==> flow/design.v <==
`timescale 1ns / 1ps
module get_conv_target_angle(
input signed [19:0] target_angle,
output reg signed [19:0] target_angle_conv,
output reg [2:0] quadrant_loc
    );
  always@(*)
    begin
        if ((target_angle >{16'd90,4'd0}) && (target_angle <= {16'd180,4'd0})) target_angle_conv = target_angle - {16'd90,4'd0};
        else if ((target_angle >{16'd180,4'd0}) && (target_angle <= {16'd270,4'd0})) target_angle_conv = target_angle - {16'd180,4'd0};
        else if ((target_angle > {16'd270,4'd0}) && (target_angle <= {16'd360,4'd0})) target_angle_conv = target_angle - {16'd360,4'd0};
        else target_angle_conv = target_angle;
    end 
  always@(*)
    begin
        if ((target_angle >{16'd90,4'd0}) && (target_angle <= {16'd180,4'd0})) quadrant_loc = 3'd2;
        else if ((target_angle >{16'd180,4'd0}) && (target_angle <= {16'd270,4'd0})) quadrant_loc = 3'd3;
        else if ((target_angle > {16'd270,4'd0}) && (target_angle <= {16'd360,4'd0})) quadrant_loc = 3'd4;
        else quadrant_loc = 3'd1;
    end    
endmodule
`timescale 1ns / 1ps
module output_mapping(
input signed [19:0] x, 
input signed [19:0] y,
input [2:0] quadrant_loc,
output reg signed [19:0] x_res,
output reg signed [19:0] y_res
    );
always@(*)
    begin
        if (quadrant_loc == 3'd2) x_res = -y;
        else if (quadrant_loc == 3'd3) x_res = -x;
        else  x_res = x; 
    end
 always@(*)
   begin
     if (quadrant_loc == 3'd2)       y_res = x;
     else if (quadrant_loc == 3'd3)  y_res = -y;
     else                            y_res = y; 
   end
endmodule
`timescale 1ns / 1ps
module cordic_sin_cos(clk,rst,target_angle,x_res,y_res);
 input clk,rst;   
 input signed [19:0] target_angle;    
 output reg signed [19:0] x_res;  
 output reg signed [19:0] y_res;  
 wire signed [19:0] x_res_comb;  
 wire signed [19:0] y_res_comb;  
 reg signed [19:0] x [9:0];   
 reg signed [19:0] y [9:0];   
 wire signed[19:0] arc_tan [8:0];   
 reg  signed[19:0] z[8:0];   
 reg  d[8:0];  
 wire signed [19:0] target_angle_conv;   
 wire [2:0] quadrant_loc;  
 assign arc_tan[0] = {{6{1'b0}},10'b0000101101,4'b0000};    
 assign arc_tan[1] = {{6{1'b0}},10'b0000011010,4'b1001};    
 assign arc_tan[2] = {{6{1'b0}},10'b0000001110,4'b0000};    
 assign arc_tan[3] = {{6{1'b0}},10'b0000000111,4'b0010};    
 assign arc_tan[4] = {{6{1'b0}},10'b0000000011,4'b1001};    
 assign arc_tan[5] = {{6{1'b0}},10'b0000000001,4'b1100};    
 assign arc_tan[6] = {{6{1'b0}},10'b0000000000,4'b1110};    
 assign arc_tan[7] = {{6{1'b0}},10'b0000000000,4'b0111};    
 assign arc_tan[8] = {{6{1'b0}},10'b0000000000,4'b0011};    
 get_conv_target_angle conv_angle(.target_angle(target_angle),.target_angle_conv(target_angle_conv),.quadrant_loc(quadrant_loc));
 output_mapping out_map(.x(x[9][19:0]),.y(y[9][19:0]),.quadrant_loc(quadrant_loc),.x_res(x_res_comb),.y_res(y_res_comb));
 always@(posedge clk)
  begin
    if (rst == 0)
       begin
         x_res [19:0]     <= 20'b0;
         y_res [19:0]     <= 20'b0;  
       end 
    else 
       begin
         x_res [19:0] <= x_res_comb;
         y_res [19:0] <= y_res_comb;
       end
  end
 always@(*)
   begin
      x[0] = 20'b00001001101101110001;  
      y[0] = 20'b00000000000000000000;  
      z[0] = target_angle_conv;  
      d[0] = (z[0][19] == 0) ? 1 : 0;   
   end
 always@(*)
   begin
     x[1] = (d[0] == 1) ? (x[0] - y[0]) : (x[0]+y[0]);
     y[1] = (d[0] == 1) ? (y[0] + x[0]) : (y[0]-x[0]);
     z[1] = (d[0] == 1) ? (z[0] - arc_tan[0]) : (z[0]+arc_tan[0]);
     d[1] = (z[1][19] == 0) ? 1 : 0;
     x[2] = (d[1] == 1) ? (x[1] - (y[1]>>>1)) : (x[1]+(y[1]>>>1));
     y[2] = (d[1] == 1) ? (y[1] + (x[1]>>>1)) : (y[1]-(x[1]>>>1));
     z[2] = (d[1] == 1) ? (z[1] - arc_tan[1]) : (z[1]+arc_tan[1]);
     d[2] = (z[2][19] == 0) ? 1 : 0;   
     x[3] = (d[2] == 1) ? (x[2] - (y[2]>>>2)) : (x[2]+(y[2]>>>2));
     y[3] = (d[2] == 1) ? (y[2] + (x[2]>>>2)) : (y[2]-(x[2]>>>2));
     z[3] = (d[2] == 1) ? (z[2] - arc_tan[2]) : (z[2]+arc_tan[2]);
     d[3] = (z[3][19] == 0) ? 1 : 0; 
     x[4] = (d[3] == 1) ? (x[3] - (y[3]>>>3)) : (x[3]+(y[3]>>>3));
     y[4] = (d[3] == 1) ? (y[3] + (x[3]>>>3)) : (y[3]-(x[3]>>>3));
     z[4] = (d[3] == 1) ? (z[3] - arc_tan[3]) : (z[3]+arc_tan[3]);
     d[4] = (z[4][19] == 0) ? 1 : 0; 
     x[5] = (d[4] == 1) ? (x[4] - (y[4]>>>4)) : (x[4]+(y[4]>>>4));
     y[5] = (d[4] == 1) ? (y[4] + (x[4]>>>4)) : (y[4]-(x[4]>>>4));
     z[5] = (d[4] == 1) ? (z[4] - arc_tan[4]) : (z[4]+arc_tan[4]);
     d[5] = (z[5][19] == 0) ? 1 : 0; 
     x[6] = (d[5] == 1) ? (x[5] - (y[5]>>>5)) : (x[5]+(y[5]>>>5));
     y[6] = (d[5] == 1) ? (y[5] + (x[5]>>>5)) : (y[5]-(x[5]>>>5));
     z[6] = (d[5] == 1) ? (z[5] - arc_tan[5]) : (z[5]+arc_tan[5]);
     d[6] = (z[6][19] == 0) ? 1 : 0; 
     x[7] = (d[6] == 1) ? (x[6] - (y[6]>>>6)) : (x[6]+(y[6]>>>6));
     y[7] = (d[6] == 1) ? (y[6] + (x[6]>>>6)) : (y[6]-(x[6]>>>6));
     z[7] = (d[6] == 1) ? (z[6] - arc_tan[6]) : (z[6]+arc_tan[6]);
     d[7] = (z[7][19] == 0) ? 1 : 0; 
     x[8] = (d[7] == 1) ? (x[7] - (y[7]>>>7)) : (x[7]+(y[7]>>>7));
     y[8] = (d[7] == 1) ? (y[7] + (x[7]>>>7)) : (y[7]-(x[7]>>>7));
     z[8] = (d[7] == 1) ? (z[7] - arc_tan[7]) : (z[7]+arc_tan[7]);
     d[8] = (z[8][19] == 0) ? 1 : 0; 
     x[9] = (d[8] == 1) ? (x[8] - (y[8]>>>8)) : (x[8]+(y[8]>>>8));
     y[9] = (d[8] == 1) ? (y[8] + (x[8]>>>8)) : (y[8]-(x[8]>>>8));
     z[9] = (d[8] == 1) ? (z[8] - arc_tan[8]) : (z[8]+arc_tan[8]);
     d[9] = (z[9][19] == 0) ? 1 : 0; 
   end
endmodule
Step by step through the tools: cordic_sin_cos
Tool output for the design above, in the order of the flow.
Line numbers count from 1 in the design file above.
Library cell names are shortened.
{ "setup": {"top_module": "cordic_sin_cos", "clk_port": "clk", "lib": "sky130hd", "corner": "tt_025C_1v80"} }

After elaboration
Yosys after proc, flatten, opt, wreduce and memory -nomap, before mapping. Print and check cells are not counted. Equal cells are merged and count once.
{ "word_totals": {"word_cells": 110, "out_inout_bits": 40, "reg_bits": 40} }
{ "classes": {"cmp": 6, "addsub": 53, "eq_ne": 2, "n_reduce_logical": 3, "mux": 44} }
{ "ops": {"columns": ["operator", "count"], "rows": [
  ["20-bit two-way mux", 32],
  ["20-bit by 11-bit subtractor with 20-bit output with constant B", 2],
  ["20-bit by 12-bit adder with 20-bit output", 2],
  ["20-bit by 12-bit subtractor with 20-bit output", 2],
  ["20-bit by 13-bit adder with 20-bit output", 2],
  ["20-bit by 13-bit subtractor with 20-bit output", 2],
  ["20-bit by 13-bit less-or-equal comparator with 1-bit output with constant B", 2],
  ["20-bit by 14-bit adder with 20-bit output", 2],
  ["20-bit by 14-bit subtractor with 20-bit output", 2],
  ["20-bit by 15-bit adder with 20-bit output", 2],
  ["20-bit by 15-bit subtractor with 20-bit output", 2],
  ["20-bit by 16-bit adder with 20-bit output", 2],
  ["20-bit by 16-bit subtractor with 20-bit output", 2],
  ["20-bit by 17-bit adder with 20-bit output", 2],
  ["20-bit by 17-bit subtractor with 20-bit output", 2],
  ["20-bit by 18-bit adder with 20-bit output", 2],
  ["20-bit by 18-bit subtractor with 20-bit output", 2],
  ["20-bit negator", 2],
  ["17-bit by 19-bit adder with 20-bit output with constant A", 1],
  ["17-bit by 19-bit subtractor with 20-bit output with constant A", 1],
  ["20-bit by 10-bit adder with 20-bit output with constant B", 1],
  ["20-bit by 10-bit subtractor with 20-bit output with constant B", 1],
  ["20-bit by 11-bit adder with 20-bit output with constant B", 1],
  ["20-bit by 11-bit greater-than comparator with 1-bit output with constant B", 1],
  ["20-bit by 12-bit subtractor with 20-bit output with constant B", 1],
  ["20-bit by 12-bit greater-than comparator with 1-bit output with constant B", 1],
  ["20-bit by 12-bit less-or-equal comparator with 1-bit output with constant B", 1],
  ["20-bit by 13-bit subtractor with 20-bit output with constant B", 1]
]} }
Not listed: further kinds 19, cells in them 32.

Logic depth
Depth = most cells in a row (Yosys ltp): at word level without a register or memory, in the mapped netlist without a sequential cell, where the memories' decode and read muxes count.
{ "logic_depth": {"ltp_word": 26, "abc_area": 0, "ltp_mapped": 152, "mapped_depth_nobuf": 143} }

After synthesis
Yosys stat after the flow's synthesis: flattened, memories mapped to cells. It holds for the ABC_AREA given above (unset counts as 0); a run with the other value may have another netlist.
Totals and module areas in this step are rounded.
{ "types": {"columns": ["cell", "count"], "rows": [
  ["ha_1", 408],
  ["xnor2_1", 324],
  ["a21oi_1", 288],
  ["xor2_1", 141],
  ["nor2_1", 272],
  ["o21ai_0", 203],
  ["dfxtp_1", 40],
  ["nand2_1", 212],
  ["inv_1", 210],
  ["a21o_1", 104],
  ["o21bai_1", 78],
  ["o21a_1", 71],
  ["fa_1", 19],
  ["nor3_1", 73],
  ["nor2b_1", 57],
  ["or3_1", 44],
  ["nand2b_1", 40],
  ["nand3_1", 42]
]} }
Not listed: further types 79, cells in them 487.
{ "synth_totals": {"cells": 3113, "area_um2": 23000, "flip_flops": 40, "seq_area_um2": 800} }
By module: a second synthesis without flattening, with its own total; a netlist apart from the flattened one above.
{ "unflattened": {"hier_cells": 3291, "area_unflattened_um2": 24000} }
Rows give one instance, submodules left out.
{ "modules": {"columns": ["mod", "n_cells", "n_inst", "mod_area_um2", "mod_seq_area_um2"], "rows": [
  ["cordic_sin_cos", 2911, 1, 22000, 800],
  ["output_mapping", 270, 1, 1600, 0.0],
  ["(name not given)", 110, 1, 790, 0.0]
]} }

Path before layout
Path of least setup slack by OpenSTA after synthesis, without wires, with an ideal clock, recovery checks aside; 20% of the period is set as input and as output delay. Where synthesis merged equal registers, the netlist keeps one of their names.
{ "synth_timing": {"kind": "in2reg", "from": "in (no name shown)", "to": "reg x_res[18]", "delay_ns": 27.223, "period_ns": 35.0, "path_slack_ns": 0.777, "in_delay_ns": 7.000, "t_first_pin_ns": 7.000, "path_stages": 129, "t_arrival_ns": 34.102, "period_less_setup_slack_ns": 34.223} }
"delay_ns" is the arrival time less input delay plus setup time.
"path_stages": output pins that drive a net of the path, with the launching flip-flop's if there is one; two outputs of one cell count as two.
"period_less_setup_slack_ns" is the clock period less the worst setup slack; recovery checks do not enter. This is arithmetic on one report: input and output delays are still those of the set period (20% each).
Between the ends stands the longest chain of elaborated cells between them, by number of cells; it is not shown to be the way that was timed. Of several equally long chains one is given.
Each line given opens the expression or statement behind the cell; cells for indexed reads and writes are added by Yosys, which also makes memories of some case tables.
{ "synth_between": {"cell_sequence": "buf_4 -> or4_4 -> nor3b_2 -> o211ai_2 -> o2111a_1 -> o21ai_4 -> clkinv_1 -> ha_1 -> a21oi_1 -> o21bai_1 -> a21oi_1 -> o21bai_1 -> a21oi_1 -> o21bai_1 -> a21oi_1 -> o21bai_1 -> a21oi_1 -> o21bai_1 -> (+93 left out) -> o21ai_0 -> a21oi_1 -> o21ai_0 -> a21oi_1 -> o21ai_0 -> a21oi_1 -> o21ai_0 -> nand2_1 -> nor2_1 -> nor2_1 -> or4_1 -> nor3_1 -> or3b_2 -> nor3_1 -> nor3b_1 -> xnor2_1 -> a211oi_1 -> nor2b_1", "elab_chain_len": 26} }
{ "synth_rtl": {"columns": ["element", "line", "text"], "rows": [
  ["from (decl)", 46, null],
  ["20-bit by 13-bit greater-than comparator with 1-bit output", 11, null],
  ["1-bit logical AND", 11, null],
  ["20-bit two-way mux", 11, null],
  ["20-bit two-way mux", 10, null],
  ["20-bit two-way mux", 9, null],
  ["1-bit two-way mux", 87, "d[0] = (z[0][19] == 0) ? 1 : 0;"],
  ["20-bit two-way mux", 92, "y[1] = (d[0] == 1) ? (y[0] + x[0]) : (y[0]-x[0]);"],
  ["(+12 left out)", null, null],
  ["20-bit by 13-bit adder with 20-bit output", 119, "x[8] = (d[7] == 1) ? (x[7] - (y[7]>>>7)) : (x[7]+(y[7]>>>7));"],
  ["20-bit two-way mux", 119, null],
  ["20-bit by 12-bit adder with 20-bit output", 123, "x[9] = (d[8] == 1) ? (x[8] - (y[8]>>>8)) : (x[8]+(y[8]>>>8));"],
  ["20-bit two-way mux", 123, null],
  ["20-bit negator", 33, "else if (quadrant_loc == 3'd3) x_res = -x;"],
  ["20-bit two-way mux", 33, null],
  ["20-bit two-way mux", 32, "if (quadrant_loc == 3'd2) x_res = -y;"],
  ["to (assign)", 73, "x_res [19:0]     <= 20'b0;"],
  ["to (assign)", 78, "x_res [19:0] <= x_res_comb;"],
  ["to (decl)", 47, "output reg signed [19:0] x_res;"]
]} }

Path in the finished layout
Path of least setup slack in the final report of flow run 5 (OpenROAD, finished layout, wires in). Where an end is a register, its clock arrival counts in the times.
{ "layout_timing": {"kind": "in2reg", "from": "in (no name shown)", "to": "reg x_res[19]", "path_stages": 124, "t_first_pin_ns": 6.26, "t_arrival_ns": 29.99, "in_delay_ns": 6.26, "path_slack_ns": 1.53, "period_ns": 31.3} }
Between the ends stands the longest chain of elaborated cells between them, by number of cells; it is not shown to be the way that was timed. Of several equally long chains one is given.
{ "layout_between": {"cell_sequence": "clkdlybuf4s50_1 -> or3_4 -> nor3_4 -> o211ai_4 -> a21o_4 -> nand2_1 -> nand2_1 -> o21ai_0 -> o21ai_1 -> ha_1 -> a21oi_2 -> o21bai_1 -> a21oi_1 -> o21bai_1 -> a21oi_2 -> o21bai_1 -> a21oi_2 -> o21bai_1 -> (+88 left out) -> o31a_1 -> nor3_1 -> o21bai_1 -> xor2_1 -> o31ai_4 -> nor3_2 -> or2_2 -> ha_1 -> inv_1 -> o21bai_1 -> a21o_1 -> a21o_1 -> a21o_1 -> a21oi_2 -> xnor2_2 -> o31ai_2 -> or4_1 -> nand4_1", "elab_chain_len": 26} }
{ "layout_rtl": {"columns": ["element", "line", "text"], "rows": [
  ["from (decl)", 46, null],
  ["20-bit by 13-bit greater-than comparator with 1-bit output", 11, null],
  ["1-bit logical AND", 11, null],
  ["20-bit two-way mux", 11, null],
  ["20-bit two-way mux", 10, null],
  ["20-bit two-way mux", 9, null],
  ["1-bit two-way mux", 87, "d[0] = (z[0][19] == 0) ? 1 : 0;"],
  ["20-bit two-way mux", 92, "y[1] = (d[0] == 1) ? (y[0] + x[0]) : (y[0]-x[0]);"],
  ["(+12 left out)", null, null],
  ["20-bit by 13-bit adder with 20-bit output", 119, "x[8] = (d[7] == 1) ? (x[7] - (y[7]>>>7)) : (x[7]+(y[7]>>>7));"],
  ["20-bit two-way mux", 119, null],
  ["20-bit by 12-bit adder with 20-bit output", 123, "x[9] = (d[8] == 1) ? (x[8] - (y[8]>>>8)) : (x[8]+(y[8]>>>8));"],
  ["20-bit two-way mux", 123, null],
  ["20-bit negator", 33, "else if (quadrant_loc == 3'd3) x_res = -x;"],
  ["20-bit two-way mux", 33, null],
  ["20-bit two-way mux", 32, "if (quadrant_loc == 3'd2) x_res = -y;"],
  ["to (assign)", 73, "x_res [19:0]     <= 20'b0;"],
  ["to (assign)", 78, "x_res [19:0] <= x_res_comb;"],
  ["to (decl)", 47, "output reg signed [19:0] x_res;"]
]} }

==> runs of cordic_sin_cos <==
Below are 5 stored runs of the flow (Yosys, OpenROAD; platform sky130hd) on cordic_sin_cos, each with its settings and what was measured, unordered. Constraints: input delay and output delay 20% of the set period each, output load 0.01 pF.
"period_less_ws_ns" = clock period - worst setup slack. The figure is calculated, with input and output delays left at 20% of the set period.
By "timing.worst_path_ns" is meant the share of the clock period that the worst setup path is allowed (20% is reserved at inputs, 20% at outputs), minus its slack. Clock arrival times at its registers enter into it.
Measured values are rounded.
[
  {
    "run": "flow run 1",
    "settings": { "CELL_PAD_IN_SITES_DETAIL_PLACEMENT": 2, "CORE_ASPECT_RATIO": 1.63, "CORE_UTILIZATION": 57, "CTS_CLUSTER_SIZE": 72, "PLACE_DENSITY": 0.75, "SETUP_SLACK_MARGIN": 3.84, "TNS_END_PERCENT": 100, "period_ns": 39.6, "CAP_MARGIN": 20, "CORE_MARGIN": 2, "SLEW_MARGIN": 20 },
    "outcome": "no final report: placement broke off with DPL-0033"
  },
  {
    "run": "flow run 2",
    "settings": { "CAP_MARGIN": 0, "CELL_PAD_IN_SITES_DETAIL_PLACEMENT": 2, "CELL_PAD_IN_SITES_GLOBAL_PLACEMENT": 1, "CORE_ASPECT_RATIO": 0.57, "CORE_MARGIN": 7, "CTS_CLUSTER_DIAMETER": 350, "CTS_CLUSTER_SIZE": 67, "GPL_ROUTABILITY_DRIVEN": 1, "GPL_TIMING_DRIVEN": 0, "SETUP_SLACK_MARGIN": 4.46, "SLEW_MARGIN": 10, "period_ns": 35.0, "CORE_UTILIZATION": 40 },
    "outcome": "no final report: clock tree synthesis broke off with DPL-0033"
  },
  {
    "run": "flow run 3",
    "settings": { "ABC_AREA": 1, "CAP_MARGIN": 30, "CELL_PAD_IN_SITES_DETAIL_PLACEMENT": 2, "CORE_UTILIZATION": 59, "CTS_CLUSTER_DIAMETER": 183, "GPL_TIMING_DRIVEN": 1, "PLACE_DENSITY": 0.71, "SETUP_SLACK_MARGIN": 5.0, "SLEW_MARGIN": 20, "TNS_END_PERCENT": 100, "period_ns": 24.7, "CORE_MARGIN": 2 },
    "outcome": "no final report: placement broke off with DPL-0033"
  },
  {
    "run": "flow run 4",
    "settings": { "ABC_AREA": 0, "CAP_MARGIN": 0, "CELL_PAD_IN_SITES_DETAIL_PLACEMENT": 1, "CORE_ASPECT_RATIO": 0.55, "CORE_MARGIN": 6, "CORE_UTILIZATION": 62, "CTS_CLUSTER_DIAMETER": 242, "HOLD_SLACK_MARGIN": 0.04, "MAX_ROUTING_LAYER": "met4", "PLACE_DENSITY": 0.59, "SETUP_SLACK_MARGIN": -0.96, "TNS_END_PERCENT": 90, "period_ns": 20.0, "SLEW_MARGIN": 20 },
    "outcome": "no final report: placement broke off with DPL-0033"
  },
  {
    "run": "flow run 5",
    "settings": { "CELL_PAD_IN_SITES_GLOBAL_PLACEMENT": 2, "GPL_ROUTABILITY_DRIVEN": 0, "GPL_TIMING_DRIVEN": 1, "SLEW_MARGIN": 35, "TNS_END_PERCENT": 65, "period_ns": 31.3, "CAP_MARGIN": 20, "CORE_MARGIN": 2, "CORE_UTILIZATION": 40 },
    "results": { "period_less_ws_ns": 29.769, "setup_ws_ns": 1.5, "util_pct": 47, "stdcell_area_um2": 26000, "total_die_area_um2": 58000, "synth_area_um2": 23000, "tns_ns": 0.000, "timing.worst_path_ns": 23.51, "critical_path_kind": "in2reg", "final_hold_ws_ns": 6.8 }
  }
]
